==> flow/design.v <==
module multiplier #(parameter width_p="inv")
  ( input      [width_p-1:0] a_i
  , input      [width_p-1:0] b_i
  , output [(2*width_p)-1:0] c_o
  );
  assign c_o = a_i * b_i;
endmodule
module chip_top
  ( input          clk_i
  , input          reset_i
  , input          v_i
  , input  [31:0]  a_i
  , input  [31:0]  b_i
  , output         v_o
  , output [63:0]  c_o
  );
  reg        v_r, v_o_r;
  reg [31:0] a_r, b_r;
  reg [63:0] c_r;
  wire [63:0] c_n;
  multiplier #(.width_p(32)) MULT
    (.a_i(a_r)
    ,.b_i(b_r)
    ,.c_o(c_n)
    );
  always @(posedge clk_i) begin
    if (reset_i) begin
      v_r   <= 1'b0;
      v_o_r <= 1'b0;
    end else begin
      v_r   <= v_i;
      v_o_r <= v_r;
    end
    a_r <= a_i;
    b_r <= b_i;
    c_r <= c_n;
  end
  assign v_o = v_o_r;
  assign c_o = c_r;
endmodule
--- tool output ---
Step by step through the tools: chip_top
Each step is given for the RTL above and for the edited RTL.
Lines under "unedited" count in the file above, lines under "edited" in the edited file.
"difference": "edited" minus "unedited" as printed here.
Cell names lack the library's common part.
Not given: -
Design
  top module: chip_top
  clock: clk_i
  cell library: sky130hd
  library corner: tt_025C_1v80

Edit of the RTL
Unified diff, file above to edited file.
A script made this edit. It changes what the design does and was not meant as an optimisation.
begin of diff
@@ -19,9 +19,12 @@
   reg [63:0] c_r;
   wire [63:0] c_n;
+  wire [63:0] c_n_m, c_n_s;
   multiplier #(.width_p(32)) MULT
     (.a_i(a_r)
     ,.b_i(b_r)
-    ,.c_o(c_n)
+    ,.c_o(c_n_m)
     );
+  multiplier #(.width_p(32)) MULT_twin (.a_i(a_r), .b_i(~b_r), .c_o(c_n_s));
+  assign c_n = c_n_m ^ c_n_s;
   always @(posedge clk_i) begin
     if (reset_i) begin
end of diff

Word-level counts
Source: Yosys, flattened and elaborated, memories not mapped. Widths are those after wreduce; folded enables and synchronous resets count as part of the registers. Registers that Yosys merges into a memory's read port (data or address) are not register bits. Print and check cells do not count. Equal cells are merged and count once.
Storage and ports
  flip-flop bits (word level): unedited 130, edited 130, difference 0
  latch bits: unedited 0, edited 0, difference 0
  RAM bits: unedited 0, edited 0, difference 0
  ROM bits: unedited 0, edited 0, difference 0
  word width x clocked read ports: unedited 0, edited 0, difference 0
  memories: unedited 0, edited 0, difference 0
  bits of input ports: unedited 67, edited 67, difference 0
  output and inout bits: unedited 65, edited 65, difference 0
Cells by class
  add/subtract/negate cells: unedited 0, edited 0, difference 0
  $mul: unedited 1, edited 2, difference +1
  divide/modulo/power cells: unedited 0, edited 0, difference 0
  order comparisons: unedited 0, edited 0, difference 0
  eq/ne operators: unedited 0, edited 0, difference 0
  shift operators: unedited 0, edited 0, difference 0
  multiplexer cells: unedited 0, edited 0, difference 0
  bitwise gates (word level): unedited 0, edited 2, difference +2
  reductions and logical operators: unedited 0, edited 0, difference 0
Operator list
  32-bit by 32-bit multiplier with 64-bit output: unedited 1, edited 2, difference +1
  32-bit inverter: unedited 0, edited 1, difference +1
  64-bit bitwise XOR: unedited 0, edited 1, difference +1

Logic depth
Longest topological path by Yosys (ltp), each cell counted once; first at word level (registers and memories cut), then after technology mapping (sequential cells cut; the memories' decode and read muxes count).
Depth
  depth after elaboration: unedited 1, edited 3, difference +2
  ABC_AREA: unedited 0, edited 0
  depth in mapped cells: unedited 29, edited 29, difference 0
  gate-level depth less buffers: unedited 27, edited 26, difference -1

Mapped cells and area
The flow's flattened synthesis, as Yosys stat reports it; memories are mapped. The netlist is that of the ABC_AREA named above (0 if unset); the other value can give another one.
Cell types
  fa_1: unedited 896, edited 1792, difference +896
  inv_1: unedited 873, edited 1720, difference +847
  nor2b_1: unedited 4, edited 600, difference +596
  nand2b_1: unedited 1, edited 440, difference +439
  ha_1: unedited 263, edited 524, difference +261
  clkbuf_1: unedited 218, edited 465, difference +247
  xnor2_1: unedited 41, edited 142, difference +101
  a21oi_1: unedited 67, edited 142, difference +75
  a21o_1: unedited 29, edited 79, difference +50
  nand2_1: unedited 471, edited 520, difference +49
  nor2_1: unedited 32, edited 66, difference +34
  o21ai_0: unedited 37, edited 60, difference +23
  xor2_1: unedited 21, edited 42, difference +21
  o21bai_1: unedited 13, edited 28, difference +15
  nand4_1: unedited 22, edited 35, difference +13
  and3_1: unedited 6, edited 19, difference +13
  a31oi_1: unedited 10, edited 22, difference +12
  nand3_1: unedited 12, edited 22, difference +10
Unchanged cell types not shown: 5.
The list need not be complete.
Synthesis totals
  cell count: unedited 3824, edited 7597, difference +3773
  cell area after synthesis (mm^2): unedited 0.0358707, edited 0.0708567, difference +0.0349860
  area of sequential cells (mm^2): unedited 0.0026025, edited 0.0026025, difference 0.0000000
  mapped flip-flops: unedited 130, edited 130, difference 0
  buffer cells: unedited 218, edited 480, difference +262
By module: a second synthesis without flattening, with its own total; a netlist apart from the flattened one above.
Second synthesis, totals
  cell total of the unflattened synthesis: unedited 3862, edited 7622, difference +3760
  area total of the unflattened synthesis (mm^2): unedited 0.0361509, edited 0.0700247, difference +0.0338738
Each row is one instance without its submodules.
Modules, unedited
  multiplier #(width_p=32): instances 1, cells 3730, area 0.0335359 mm^2
  chip_top: instances 1, cells 132, area 0.002615 mm^2
Modules, edited
  multiplier #(width_p=32): instances 2, cells 3697, area 0.0333645 mm^2
  chip_top: instances 1, cells 228, area 0.0032957 mm^2

Worst setup path after synthesis
Source: OpenSTA report_checks on the synthesized netlist (no wires, ideal clock, input and output delay 20% of the period each), path of least setup slack; recovery checks are left aside. Register names are those of the netlist, which keeps one name where synthesis merged equal registers.
Timing after synthesis
  path type: unedited register to register, edited register to register
  from: unedited register a_r[29], edited register a_r[25]
  to: unedited register c_r[62], edited register c_r[62]
  period (ns): unedited 7.5, edited 7.5, difference 0.0
  library setup time (ns): unedited 0.119, edited 0.072, difference -0.047
  arrival time (ns): unedited 6.960, edited 7.471, difference +0.511
  data required time (ns): unedited 7.381, edited 7.428, difference +0.047
  path slack (ns): unedited 0.420, edited -0.043, difference -0.463
  delay of the path (ns): unedited 7.079, edited 7.543, difference +0.464
  stages: unedited 25, edited 27, difference +2
  synthesis period reached (ns): unedited 7.08, edited 7.543, difference +0.463
"delay of the path" is the arrival time less input delay plus setup time.
"stages" counts driving pins, that of a launching flip-flop among them; a cell with two outputs on the path counts twice.
"synthesis period reached" = period - worst setup slack (recovery checks aside). The figure is calculated, with input and output delays left at 20% of the set period.
The rows between start and end are the longest chain of elaborated cells between them; the timing report does not say that the signal goes this way. Where chains are equally long, one stands for them.
Each line given opens the expression or statement behind the cell; cells for indexed reads and writes are added by Yosys, which also makes memories of some case tables.
On the way, after synthesis, unedited
  cell sequence: dfxtp_1 > clkbuf_1 > nand2_1 > fa_1 > inv_1 > fa_1 > inv_1 > fa_1 > fa_1 > inv_1 > fa_1 > fa_1 > fa_1 > fa_1 > ha_1 > clkbuf_1 > nand4_1 > nor4_1 > inv_1 > a211oi_1 > o21ai_0 > o21a_1 > o21ai_0 > o211ai_1 > xnor2_1
  cells in the longest elaborated chain: 1
  elaborated cells between the ends (all ways): 1
  source lines of those cells: 1
Ends and longest elaborated chain, after synthesis, unedited
  start: declaration: line 18  | reg [31:0] a_r, b_r;
  start: assignment: line 34  | a_r <= a_i;
  32-bit by 32-bit multiplier with 64-bit output: line 6  | assign c_o = a_i * b_i;
  end: assignment: line 36  | c_r <= c_n;
  end: declaration: line 19  | reg [63:0] c_r;
On the way, after synthesis, edited
  cell sequence: dfxtp_1 > clkbuf_1 > clkbuf_1 > clkbuf_1 > nand2_1 > fa_1 > fa_1 > fa_1 > fa_1 > inv_1 > fa_1 > fa_1 > fa_1 > inv_1 > fa_1 > inv_1 > ha_1 > clkbuf_1 > and4_1 > a221oi_1 > o221ai_1 > a21oi_1 > o21ai_1 > a21oi_1 > or4_1 > nand3_1 > xor2_1
  cells in the longest elaborated chain: 2
  elaborated cells between the ends (all ways): 3
  source lines of those cells: 2
Ends and longest elaborated chain, after synthesis, edited
  start: declaration: line 18  | reg [31:0] a_r, b_r;
  start: assignment: line 37  | a_r <= a_i;
  32-bit by 32-bit multiplier with 64-bit output: line 6  | assign c_o = a_i * b_i;
  64-bit bitwise XOR: line 28  | assign c_n = c_n_m ^ c_n_s;
  end: assignment: line 39  | c_r <= c_n;
  end: declaration: line 19  | reg [63:0] c_r;

Path in the finished layout
Path of least setup slack in the final report of the runs of set A (OpenROAD, finished layout, wires in). Where an end is a register, its clock arrival counts in the times.
Timing post-layout
  path type: unedited register to register, edited register to register
  from: unedited register a_r[13], edited register a_r[16]
  to: unedited register c_r[60], edited register c_r[63]
  period (ns): unedited 7.35, edited 7.35, difference 0.00
  library setup time (ns): unedited 0.11, edited 0.08, difference -0.03
  arrival time (ns): unedited 7.68, edited 8.13, difference +0.45
  data required time (ns): unedited 7.78, edited 7.80, difference +0.02
  path slack (ns): unedited 0.10, edited -0.33, difference -0.43
  stages: unedited 26, edited 29, difference +3
The rows between start and end are the longest chain of elaborated cells between them; the timing report does not say that the signal goes this way. Where chains are equally long, one stands for them.
On the way, post-layout, unedited
  cell sequence: dfxtp_4 > buf_6 > clkbuf_16 > and2_1 > fa_1 > fa_1 > inv_1 > fa_1 > fa_1 > inv_1 > fa_2 > fa_1 > fa_2 > fa_1 > ha_4 > nand4_1 > buf_4 > nor4_4 > inv_1 > a211oi_2 > o21ai_1 > buf_4 > o21a_4 > o211ai_1 > a31oi_1 > xnor2_1
  cells in the longest elaborated chain: 1
  elaborated cells between the ends (all ways): 1
  source lines of those cells: 1
Ends and longest elaborated chain, post-layout, unedited
  start: declaration: line 18  | reg [31:0] a_r, b_r;
  start: assignment: line 34  | a_r <= a_i;
  32-bit by 32-bit multiplier with 64-bit output: line 6  | assign c_o = a_i * b_i;
  end: assignment: line 36  | c_r <= c_n;
  end: declaration: line 19  | reg [63:0] c_r;
On the way, post-layout, edited
  cell sequence: dfxtp_4 > buf_12 > buf_4 > and2_1 > fa_1 > fa_1 > fa_1 > inv_1 > fa_1 > inv_1 > fa_1 > fa_1 > fa_1 > fa_1 > ha_4 > nand4_1 > nor3_2 > buf_4 > a22oi_2 > o211ai_1 > buf_4 > o211ai_1 > buf_4 > a211oi_4 > nand2b_4 > buf_6 > a311oi_2 > a211oi_2 > xnor2_1
  cells in the longest elaborated chain: 2
  elaborated cells between the ends (all ways): 3
  source lines of those cells: 2
Ends and longest elaborated chain, post-layout, edited
  start: declaration: line 18  | reg [31:0] a_r, b_r;
  start: assignment: line 37  | a_r <= a_i;
  32-bit by 32-bit multiplier with 64-bit output: line 6  | assign c_o = a_i * b_i;
  64-bit bitwise XOR: line 28  | assign c_n = c_n_m ^ c_n_s;
  end: assignment: line 39  | c_r <= c_n;
  end: declaration: line 19  | reg [63:0] c_r;

Layout results
Both versions went through the flow (Yosys, OpenROAD) with the same settings in each pair. Constraints: input delay and output delay 20% of the set period each, output load 0.01 pF.
Settings, set A
  CORE_UTILIZATION: 40
  period_ns: 7.35
  CAP_MARGIN: 20
  CORE_MARGIN: 2
  SLEW_MARGIN: 20
Results, set A
  netlist area reported by Yosys (mm^2): unedited 0.0358707, edited 0.0708567, difference +0.0349860
  full die area (mm^2): unedited 0.092088, edited 0.180523, difference +0.088435
  standard-cell area of the final layout (mm^2): unedited 0.0432502, edited 0.0853531, difference +0.0421029
  setup slack of the critical path (ns): unedited 0.095, edited -0.327, difference -0.422
  total negative setup slack (ns): unedited 0.000, edited -4.721, difference -4.721
  final worst hold slack (ns): unedited 0.440, edited 0.443, difference +0.003
  achieved clock period (ns): unedited 7.255, edited 7.677, difference +0.422
Settings, set B
  CAP_MARGIN: 30
  CORE_UTILIZATION: 35
  CTS_CLUSTER_DIAMETER: 332
  HOLD_SLACK_MARGIN: 0.12
  MAX_ROUTING_LAYER: met5
  MIN_ROUTING_LAYER: met1
  PLACE_DENSITY_LB_ADDON: 0.28
  SETUP_SLACK_MARGIN: 2.17
  period_ns: 13.2
  CORE_MARGIN: 2
  SLEW_MARGIN: 20
Results, set B
  netlist area reported by Yosys (mm^2): unedited 0.0358707, edited 0.0708567, difference +0.0349860
  full die area (mm^2): unedited 0.105063, edited 0.206062, difference +0.100999
  standard-cell area of the final layout (mm^2): unedited 0.0391663, edited 0.075331, difference +0.0361647
  setup slack of the critical path (ns): unedited 4.642, edited 3.710, difference -0.932
  total negative setup slack (ns): unedited 0.000, edited 0.000, difference 0.000
  final worst hold slack (ns): unedited 0.451, edited 0.460, difference +0.009
  achieved clock period (ns): unedited 8.558, edited 9.490, difference +0.932
"achieved clock period": clock period set for the run, less the worst setup slack. It is reckoned from that one timing run; input and output delays stay at 20% of the period that was set.
--- end ---
